==> flow/design.v <==
`timescale 1ns / 1ps
module FreqCounter(
	 input clock,
	 input reset,
	 input IPS_left,
     input IPS_mid,
     input IPS_right,
	 input signalleftred,
	 input signalleftblue,
	 input signalrightred,
	 input signalrightblue,	 
	 output right_red,
	 output left_red,
	 output left_forward,
     output left_backward,
     output right_forward,
     output right_backward,
	 output a, b, c, d, e, f, g,  
     output [3:0]an
    );
parameter countToR = 53711;  
parameter countToL = 53711;  
parameter Delay = 195313;  
reg [15:0] right_red_freq_count;
reg [15:0] left_red_freq_count;
reg [15:0] right_blue_freq_count;
reg [15:0] left_blue_freq_count;
reg [15:0] freq_outR;
reg [15:0] freqHold0R;
reg [15:0] freqHold1R;
reg [15:0] freqHold2R;
reg [15:0] freqHold3R;
reg [15:0] freqHold4R;
reg [15:0] freqHold5R;
reg [15:0] freqHold6R;
reg [15:0] freqHold7R;
reg [15:0] freqHold8R;
reg [15:0] freqHold9R;
reg [15:0] freqHold10R;
reg [15:0] freqHold11R;
reg [15:0] freqHold12R;
reg [15:0] freqHold13R;
reg [15:0] freqHold14R;
reg [15:0] freqHold15R;
reg [15:0] freq_outL;
reg [15:0] freqHold0L;
reg [15:0] freqHold1L;
reg [15:0] freqHold2L;
reg [15:0] freqHold3L;
reg [15:0] freqHold4L;
reg [15:0] freqHold5L;
reg [15:0] freqHold6L;
reg [15:0] freqHold7L;
reg [15:0] freqHold8L;
reg [15:0] freqHold9L;
reg [15:0] freqHold10L;
reg [15:0] freqHold11L;
reg [15:0] freqHold12L;
reg [15:0] freqHold13L;
reg [15:0] freqHold14L;
reg [15:0] freqHold15L;
reg temp_right_red;
reg temp_left_red;
reg [15:0] fcountR;
reg [15:0] fcountL;
reg [10:0] scounterR;
reg [10:0] scounterL;
reg [10:0] dcounter;
reg [10:0] swidthR;
reg [10:0] swidthL;
reg old_sig1;
reg old_sig2;
reg old_sig3;
reg old_sig4;
reg [4:0] debounce_sig1;
reg [4:0] debounce_sig2;
reg [4:0] debounce_sig3;
reg [4:0] debounce_sig4;
reg [2:0] avClkR;
reg [2:0] avClkL;
reg [18:0] freqTempR;
reg [18:0] freqTempL;
reg [3:0]temp_an;
reg [6:0]temp_sseg;
reg [9:0] mcounter;  
reg [9:0] mwidth;    
reg temp_left_forward;       
reg temp_left_backward;      
reg temp_right_forward;
reg temp_right_backward;
reg [2:0] state;
reg [17:0] servodelaycount;
reg incflag;
always @(posedge clock) begin
  if (reset) begin
	fcountR = 16'b0;
	fcountL = 16'b0;
	scounterR = 11'b0;
	scounterL = 11'b0;
	dcounter = 11'b0;
	old_sig1 = 1'b0;
	old_sig2 = 1'b0;
	old_sig3 = 1'b0;
	old_sig4 = 1'b0;
	freq_outR = 16'b0;
	freq_outL = 16'b0;
	right_red_freq_count = 16'b0;
	left_red_freq_count = 16'b0;
	right_blue_freq_count = 16'b0;
	left_blue_freq_count = 16'b0;
	avClkR = 3'b0;
	freqTempR <= 19'b0;
	freqHold0R = 16'b0;
	freqHold1R = 16'b0;
	freqHold2R = 16'b0;
	freqHold3R = 16'b0;
	freqHold4R = 16'b0;
	freqHold5R = 16'b0;
	freqHold6R = 16'b0;
	freqHold7R = 16'b0;
	freqHold8R = 16'b0;
	freqHold9R = 16'b0;
	freqHold10R = 16'b0;
	freqHold11R = 16'b0;
	freqHold12R = 16'b0;
	freqHold13R = 16'b0;
	freqHold14R = 16'b0;
	freqHold15R = 16'b0;
	avClkL = 3'b0;
	freqTempL <= 19'b0;
	freqHold0L = 16'b0;
	freqHold1L = 16'b0;
	freqHold2L = 16'b0;
	freqHold3L = 16'b0;
	freqHold4L = 16'b0;
	freqHold5L = 16'b0;
	freqHold6L = 16'b0;
	freqHold7L = 16'b0;
	freqHold8L = 16'b0;
	freqHold9L = 16'b0;
	freqHold10L = 16'b0;
	freqHold11L = 16'b0;
	freqHold12L = 16'b0;
	freqHold13L = 16'b0;
	freqHold14L = 16'b0;
	freqHold15L = 16'b0;
	debounce_sig1 = 5'b0;
	debounce_sig2 = 5'b0;
	debounce_sig3 = 5'b0;
	debounce_sig4 = 5'b0;
	temp_right_red <= 1'b0;
	temp_left_red <= 1'b0;
  end
  else begin
	fcountR = fcountR + 1;
	fcountL = fcountL + 1;
	scounterR = scounterR + 1;
	scounterL = scounterL + 1;
	dcounter = dcounter + 1;
	debounce_sig1[0] = signalleftred;
	debounce_sig2[0] = signalleftblue;
	debounce_sig3[0] = signalrightred;
	debounce_sig4[0] = signalrightblue;
	debounce_sig1 = debounce_sig1 << 1;
	debounce_sig2 = debounce_sig2 << 1;
	debounce_sig3 = debounce_sig3 << 1;
	debounce_sig4 = debounce_sig4 << 1;
	if ((&debounce_sig1) | (~&debounce_sig1))begin
		if ((signalleftred != old_sig1)) begin
			left_red_freq_count = left_red_freq_count +1;
		end
	end
	if ((&debounce_sig2) | (~&debounce_sig2))begin
        if ((signalleftblue != old_sig2)) begin
            left_blue_freq_count = left_blue_freq_count +1;
        end
    end	
	if ((&debounce_sig3) | (~&debounce_sig3))begin
        if ((signalrightred != old_sig3)) begin
            right_red_freq_count = right_red_freq_count +1;
        end
    end
	if ((&debounce_sig4) | (~&debounce_sig4))begin
        if ((signalrightblue != old_sig4)) begin
            right_blue_freq_count = right_blue_freq_count +1;
        end
    end        
	if (fcountR >= (countToR >> 4)) begin
		freq_outR = right_red_freq_count << 3; 
		freq_outR = right_blue_freq_count << 3; 
		fcountR = 0;
		right_red_freq_count = 0;		
		right_blue_freq_count = 0;
		avClkR = avClkR + 1;
	end
	case (avClkR)
            0 : freqHold0R = freq_outR;
            1 : freqHold1R = freq_outR;
            2 : freqHold2R = freq_outR;
            3 : freqHold3R = freq_outR;
            4 : freqHold4R = freq_outR;
            5 : freqHold5R = freq_outR;
            6 : freqHold6R = freq_outR;
            7 : begin
                    freqHold7R = freq_outR;
                    freqTempR <= freqHold0R + freqHold1R + freqHold2R + freqHold3R +freqHold4R + freqHold5R + freqHold6R + freqHold7R+freqHold8R + freqHold9R + freqHold10R + freqHold11R +freqHold12R + freqHold13R + freqHold14R + freqHold15R;
                 end
          default :;
      endcase
	if (fcountL >= (countToL >> 4)) begin		
		freq_outL = left_red_freq_count << 3; 
		freq_outL = left_blue_freq_count << 3; 
		fcountL = 0;		
		left_red_freq_count = 0;		
		left_blue_freq_count = 0;
		avClkL = avClkL + 1;
	end
    case (avClkL)
		0 : freqHold0L = freq_outL;
		1 : freqHold1L = freq_outL;
		2 : freqHold2L = freq_outL;
		3 : freqHold3L = freq_outL;
		4 : freqHold4L = freq_outL;
		5 : freqHold5L = freq_outL;
		6 : freqHold6L = freq_outL;
		7 : begin
				freqHold7L = freq_outL;
				freqTempL <= freqHold0L + freqHold1L + freqHold2L + freqHold3L +freqHold4L + freqHold5L + freqHold6L + freqHold7L + freqHold8L + freqHold9L + freqHold10L + freqHold11L +freqHold12L + freqHold13L + freqHold14L + freqHold15L;
			 end
		default :;
	endcase
	old_sig1 = signalleftred;
	old_sig2 = signalleftblue;
	old_sig3 = signalrightred;
	old_sig4 = signalrightblue;
	freqHold8R = freqHold0R;
	freqHold9R = freqHold1R;
	freqHold10R = freqHold2R;
	freqHold11R = freqHold3R;
	freqHold12R = freqHold4R;
	freqHold13R = freqHold5R;
	freqHold14R = freqHold6R;
	freqHold15R = freqHold7R;
    freqHold8L = freqHold0L;
    freqHold9L = freqHold1L;
    freqHold10L = freqHold2L;
    freqHold11L = freqHold3L;
    freqHold12L = freqHold4L;
    freqHold13L = freqHold5L;
    freqHold14L = freqHold6L;
    freqHold15L = freqHold7L;
    if (scounterR < swidthR) begin        
        temp_right_red <= 1;
    end
    else begin
        temp_right_red <= 0;
    end
    if (scounterL < swidthL) begin        
        temp_left_red <= 1;
    end
    else begin
        temp_left_red <= 0;
    end
  end
end
    always @ (posedge clock) begin
      if (reset) begin
        mcounter = 10'b0;
        temp_left_forward <= 1'b0;
        temp_left_backward <= 1'b0;
        temp_right_forward <= 1'b0;
        temp_right_backward <= 1'b0;
      end
      else begin
        mcounter = mcounter + 1;   
        if (IPS_left == 1 && IPS_mid == 1 && IPS_right == 0) begin              
            temp_left_backward <= 0;
            temp_right_forward <= 0;            
            if (mcounter < mwidth) begin
                temp_left_forward <= 1;
                temp_right_backward <= 1;
              end 
            else begin
                temp_left_forward <= 0;
                temp_right_backward <= 0;
              end            
        end
        if (IPS_left == 1 && IPS_mid == 0 && IPS_right == 1) begin              
            temp_left_backward <= 0;
            temp_right_backward <= 0;            
            if (mcounter < mwidth) begin
                temp_left_forward <= 1;
                temp_right_forward <= 1;
              end 
            else begin
                temp_left_forward <= 0;
                temp_right_forward <= 0;
              end            
        end
        if (IPS_left == 1 && IPS_mid == 0 && IPS_right == 0) begin              
            temp_left_backward <= 0;
            temp_right_forward <= 0;            
            temp_right_backward <= 0;
            if (mcounter < mwidth) begin
                temp_left_forward <= 1;                
              end 
            else begin
                temp_left_forward <= 0;                
              end            
        end 
        if (IPS_left == 0 && IPS_mid == 1 && IPS_right == 1) begin              
            temp_left_forward <= 0;
            temp_right_backward <= 0;            
            if (mcounter < mwidth) begin
                temp_left_backward <= 1;
                temp_right_forward <= 1;
              end 
            else begin
                temp_left_backward <= 0;
                temp_right_forward <= 0;
              end            
        end          
        if (IPS_left == 0 && IPS_mid == 0 && IPS_right == 1) begin              
            temp_left_forward <= 0;
            temp_left_backward <= 0;                        
            temp_right_backward <= 0;
            if (mcounter < mwidth) begin
                temp_right_forward <= 1;                
              end 
            else begin
                temp_right_forward <= 0;                
              end            
        end 
      end
    end
    always @ (*) begin
         if (IPS_left == 0 || IPS_mid == 0 || IPS_right == 0) begin   
             mwidth = 10'd1023;
         end
         else begin               
             mwidth = 10'd0;      
         end
       end
       always @(posedge clock) begin
          if (reset) begin
            swidthR <= 11'd220;
            swidthL <= 11'd59;
            state = 3'b000;
            servodelaycount = 18'b0;
            incflag = 1'b0;
          end
          else begin
            servodelaycount = servodelaycount + 1;
            case(state)
                3'b000: begin
                    incflag = 0;
                    if (((freqTempR >> 4) >= 250)) begin
                        state = 3'b100;
                    end
                    if (((freqTempL >> 4) >= 250)) begin
                        state = 3'b101;
                    end
                end    
                3'b001: begin 
                    if (incflag == 0) begin
                        swidthR <= swidthR - 11'd54;
                        incflag = 1;
                    end
                    if (servodelaycount>=Delay)begin
                        swidthL <= swidthL + 11'd54;
                        state = 3'b011;
                    end
                end
                3'b010: begin
                    if (incflag == 0) begin
                        swidthL <= swidthL + 11'd54;
                        incflag = 1;
                    end
                    if (servodelaycount>=Delay)begin
                        swidthR <= swidthR - 11'd54;
                        state = 3'b011;
                    end
                end
                3'b011: begin
                    servodelaycount = 0;
                    state = 3'b000;
                end 
                3'b100: begin
                    servodelaycount = 0;
                    state = 3'b001;
                end  
                3'b101: begin
                    servodelaycount = 0;
                    state = 3'b010;
                end           
           endcase
          end
       end
always @ (*) begin      
     case(dcounter[10:9])               
               2'b00 :   
                begin                 
                 temp_an = 4'b1110;
                  if (((freqTempR >> 4) >= 250) || ((freqTempL >> 4) >= 250)) begin
                    temp_sseg = 7'b1000110;   
                  end
                  else begin
                    temp_sseg = 7'b1111111;   
                  end
                end
              2'b01:   
                begin
                temp_an = 4'b1101;
                    if ((((freqTempR >> 4) < 250) &&  ((freqTempR >> 4) > 25)) || (((freqTempL >> 4) < 250) && ((freqTempL >> 4) > 25))) begin
                        temp_sseg = 7'b0001110;  
                    end 
                    else begin
                        temp_sseg = 7'b1111111;  
                    end
                end 
               2'b10:   
                begin
                 temp_an = 4'b1011;
                 temp_sseg = 7'b1111111;    
                end
               2'b11:   
                begin
                 temp_an = 4'b0111;                 
                 temp_sseg = 7'b1111111;   
                end
    endcase
end
  assign right_red = temp_right_red;
  assign left_red = temp_left_red;
  assign an = temp_an;
  assign {g, f, e, d, c, b, a} = temp_sseg;
  assign left_forward = temp_left_forward;
  assign left_backward = temp_left_backward;
  assign right_forward = temp_right_forward;        
  assign right_backward = temp_right_backward;
endmodule
# Reports on FreqCounter
# Module FreqCounter before and after one edit of its RTL, step after step.
# "before" refers to lines of the RTL above, "after" to lines of the edited file.
# "diff" is "after" less "before", of the values as shown.
# Operators: Yosys type, input widths -> output width; for muxes data width and select width s.
# Library cell names are shortened.
# Not given: n/a
# design
design,FreqCounter
clock,clock
library,sky130hd
lib_corner,tt_025C_1v80

# The edit
# Unified diff, file above to edited file.
# The edit is scripted: it alters the design's behaviour and was not made to optimise anything.
# begin of diff
@@ -250,5 +250,5 @@
     freqHold14L = freqHold6L;
     freqHold15L = freqHold7L;
-    if (scounterR < swidthR) begin        
+    if (scounterR >= swidthR) begin        
         temp_right_red <= 1;
     end
# end of diff

# Word level
# Counts by Yosys on the flattened word-level netlist (proc, flatten, opt, wreduce; memories kept). Register bits leave out memories and registers merged into their read ports (data or address). Print and check cells are left out.
# op_classes
element,before,after,diff
addsub,43,43,0
cmp,12,12,0
eq_ne,30,30,0
n_mux,56,56,0
n_logic,3,3,0
reduce_logical,52,52,0
# op_table
op,before,after,diff
$lt 11x11->1,2,1,-1
$ge 11x11->1,0,1,1
# Unchanged operator kinds not shown: 54.
# word_totals
element,before,after,diff
reg_bits,491,491,0
word_cells,241,241,0

# Logic depth
# Longest topological path by Yosys (ltp), each cell counted once; first at word level (registers and memories cut), then after technology mapping (sequential cells cut; the memories' decode and read muxes count).
# logic_depth
element,before,after,diff
ltp_word,15,15,0
ABC_AREA,0,0,n/a
depth_mapped,28,28,0
mapped_depth_nobuf,25,25,0

# Mapped cells and area
# The flow's flattened synthesis, as Yosys stat reports it; memories are mapped. The netlist is that of the ABC_AREA named above (0 if unset); the other value can give another one.
# mapped
element,before,after,diff
stdcells,2767,2789,22
synth_area_mm2,0.0260187,0.0259874,-0.0000313
seq_area_mm2,0.0095291,0.0095291,0.0000000
flip_flops,476,476,0
buffers,135,131,-4
# by_type
cell_type,before,after,diff
o21ai_1,36,6,-30
inv_1,276,305,29
clkbuf_1,85,109,24
mux2i_1,115,131,16
buf_2,27,11,-16
a22oi_1,1,11,10
buf_4,13,4,-9
inv_2,9,0,-9
nand3_1,125,117,-8
and3_1,50,42,-8
o21ai_0,45,53,8
nand2b_1,13,21,8
nor3_1,24,31,7
a22o_1,1,8,7
and2_1,47,53,6
nand4_1,19,25,6
a211oi_1,12,18,6
o21a_1,10,16,6
# Unchanged cell types not shown: 12.
# Not every row of either side is listed.

# Timing after synthesis
# OpenSTA on the mapped netlist: ideal clock, no wires. The path of least setup slack (recovery checks aside). Input and output delay are each 20% of the period. Register names are those of the netlist, which keeps one name where synthesis merged equal registers.
# synth_timing
element,before,after,diff
path_type,input-to-reg,input-to-reg,n/a
startpoint,input port signalrightblue,input port signalleftblue,n/a
endpoint,register freqTempR[18],register freqTempL[18],n/a
tclk_ns,10.0,10.0,0.0
setup_ns,0.126,0.091,-0.035
launch_ns,2.000,2.000,0.000
arrival_ns,7.056,7.679,0.623
slack_ns,2.818,2.230,-0.588
path_delay_ns,5.182,5.770,0.588
driving_pins,22,22,0
n_path_buf,0,0,0
period_less_setup_slack_ns,7.182,7.77,0.588
# "path_delay_ns" = arrival - input delay + setup time.
# "driving_pins" counts driving pins, that of a launching flip-flop among them; a cell with two outputs on the path counts twice.
# "period_less_setup_slack_ns" = period - worst setup slack (recovery checks aside). The figure is calculated, with input and output delays left at 20% of the set period.
# Between the ends stands the longest chain of elaborated cells between them, by number of cells; it is not shown to be the way that was timed. Of several equally long chains one is given.
# Each line given opens the expression or statement behind the cell; cells for indexed reads and writes are added by Yosys, which also makes memories of some case tables.
# synth_between_before
cell_sequence,xor2_1 > nand4_1 > nor2b_1 > nand2_1 > xor2_1 > o21ai_1 > o21ai_1 > inv_2 > fa_1 > inv_1 > fa_1 > fa_1 > fa_1 > inv_1 > ha_1 > a21o_1 > o31ai_1 > o31ai_1 > a2111o_1 > a31oi_1 > xnor2_1 > a21oi_1
elab_chain_len,13
cells_between,13
cone_classes,add/sub (9); eq/ne (1); mux (3)
# synth_lines_before
element,line_no,text
from (decl),11,"input signalrightblue,"
$ne 1x1->1,184,if ((signalrightblue != old_sig4)) begin
$mux 13,184,
$mux 16,188,if (fcountR >= (countToR >> 4)) begin
$mux 16,95,if (reset) begin
$add 19x16->19 (9 in a row),206,freqTempR <= freqHold0R + freqHold1R + freqHold2R + freqHold3R +freqHold4R + freqHold5R + freqHold6R + freqHol ...
to (assign),112,freqTempR <= 19'b0;
to (assign),206,
to (decl),81,reg [18:0] freqTempR;
# synth_between_after
cell_sequence,xor2_1 > nand3_1 > nor2_1 > xnor2_1 > inv_1 > mux2i_1 > inv_1 > fa_1 > inv_1 > fa_1 > fa_1 > fa_1 > inv_1 > ha_1 > a21o_1 > a31oi_1 > or4b_2 > nand3_1 > a31oi_1 > o21a_1 > or3_1 > a311oi_1
elab_chain_len,13
cells_between,13
cone_classes,add/sub (9); eq/ne (1); mux (3)
# synth_lines_after
element,line_no,text
from (decl),9,"input signalleftblue,"
$ne 1x1->1,174,if ((signalleftblue != old_sig2)) begin
$mux 13,174,
$mux 16,210,if (fcountL >= (countToL >> 4)) begin
$mux 16,95,if (reset) begin
$add 19x16->19 (9 in a row),228,freqTempL <= freqHold0L + freqHold1L + freqHold2L + freqHold3L +freqHold4L + freqHold5L + freqHold6L + freqHol ...
to (assign),130,freqTempL <= 19'b0;
to (assign),228,
to (decl),82,reg [18:0] freqTempL;

# Timing after layout
# Path of least setup slack in the final report of the runs of pair 1 (OpenROAD, finished layout, wires in). Where an end is a register, its clock arrival counts in the times.
# layout_timing
element,before,after,diff
path_type,reg-to-reg,reg-to-reg,n/a
startpoint,register fcountL[0],register fcountL[0],n/a
endpoint,register freqTempL[17],register freqTempL[18],n/a
tclk_ns,8.07,8.07,0.00
setup_ns,0.06,0.09,0.03
launch_ns,0.58,0.60,0.02
arrival_ns,7.87,8.01,0.14
slack_ns,0.73,0.58,-0.15
driving_pins,23,25,2
n_path_buf,1,0,-1
# Between the ends stands the longest chain of elaborated cells between them, by number of cells; it is not shown to be the way that was timed. Of several equally long chains one is given.
# A register here has more assigning lines than the two given.
# layout_between_before
cell_sequence,dfxtp_1 > ha_1 > nand3b_1 > a22oi_1 > a311o_1 > a2111oi_2 > a2bb2oi_4 > buf_12 > mux2i_1 > fa_1 > inv_1 > fa_1 > fa_1 > fa_1 > fa_1 > nand2b_1 > a21oi_1 > o211ai_1 > nand2_1 > a221o_1 > or4_1 > a41o_1 > a21oi_1
elab_chain_len,13
cells_between,16
cone_classes,add/sub (10); compare (1); eq/ne (1); mux (4)
# layout_lines_before
element,line_no,text
from (decl),65,reg [15:0] fcountL;
from (assign),97,fcountL = 16'b0;
from (assign),156,fcountL = fcountL + 1;
$add 16x1->16,156,
$ge 16x12->1,210,if (fcountL >= (countToL >> 4)) begin
$mux 16,210,
$mux 16,95,if (reset) begin
$add 19x16->19 (9 in a row),228,freqTempL <= freqHold0L + freqHold1L + freqHold2L + freqHold3L +freqHold4L + freqHold5L + freqHold6L + freqHol ...
to (assign),130,freqTempL <= 19'b0;
to (assign),228,
to (decl),82,reg [18:0] freqTempL;
# layout_between_after
cell_sequence,dfxtp_1 > ha_1 > inv_1 > nor4_1 > mux2i_1 > o211ai_1 > or2_2 > a21o_1 > mux2i_1 > inv_1 > fa_1 > inv_1 > fa_1 > fa_1 > fa_1 > inv_1 > ha_1 > nand3_1 > o211ai_1 > or4b_2 > nand3_1 > a31oi_1 > o21a_1 > or3_1 > a311oi_1
elab_chain_len,13
cells_between,16
cone_classes,add/sub (10); compare (1); eq/ne (1); mux (4)
# layout_lines_after
element,line_no,text
from (decl),65,reg [15:0] fcountL;
from (assign),97,fcountL = 16'b0;
from (assign),156,fcountL = fcountL + 1;
$add 16x1->16,156,
$ge 16x12->1,210,if (fcountL >= (countToL >> 4)) begin
$mux 16,210,
$mux 16,95,if (reset) begin
$add 19x16->19 (9 in a row),228,freqTempL <= freqHold0L + freqHold1L + freqHold2L + freqHold3L +freqHold4L + freqHold5L + freqHold6L + freqHol ...
to (assign),130,freqTempL <= 19'b0;
to (assign),228,
to (decl),82,reg [18:0] freqTempL;

# Layout results
# Runs of the flow (Yosys, OpenROAD) on both versions; the two runs of a pair have the same settings. The constraints put input and output delay at 20% of the set period each and load the outputs with 0.01 pF.
# flow_settings_pair_1
CORE_UTILIZATION,40
period_ns,8.07
CAP_MARGIN,20
CORE_MARGIN,2
SLEW_MARGIN,20
# results_pair_1
element,before,after,diff
post_synth_area_mm2,0.0260187,0.0259874,-0.0000313
design_die_area_mm2,0.0671017,0.067024,-0.0000777
layout_stdcell_area_mm2,0.0288439,0.0290516,0.0002077
util_pct,44.8,45.1,0.3
final_setup_ws_ns,0.727,0.583,-0.144
setup_tns_ns,0.000,0.000,0.000
hold_worst_slack_ns,0.449,0.446,-0.003
design_power_mw,5.359,5.350,-0.009
achieved_clock_period_ns,7.343,7.487,0.144
# flow_settings_pair_2
CELL_PAD_IN_SITES_DETAIL_PLACEMENT,1
CORE_UTILIZATION,18
GPL_ROUTABILITY_DRIVEN,1
PLACE_DENSITY_LB_ADDON,0.26
period_ns,4.68
CAP_MARGIN,20
CORE_MARGIN,2
SLEW_MARGIN,20
# results_pair_2
element,before,after,diff
post_synth_area_mm2,0.0260187,0.0259874,-0.0000313
design_die_area_mm2,0.147606,0.147429,-0.000177
layout_stdcell_area_mm2,0.0329191,0.0337711,0.0008520
util_pct,22.9,23.5,0.6
final_setup_ws_ns,-1.690,-1.658,0.032
setup_tns_ns,-32.798,-36.284,-3.486
hold_worst_slack_ns,0.449,0.446,-0.003
design_power_mw,9.919,10.409,0.490
achieved_clock_period_ns,6.370,6.338,-0.032
# "achieved_clock_period_ns" = clock period - worst setup slack. The figure is calculated, with input and output delays left at 20% of the set period.
# "design_power_mw" is the tool's figure for a default switching activity; nothing was simulated.
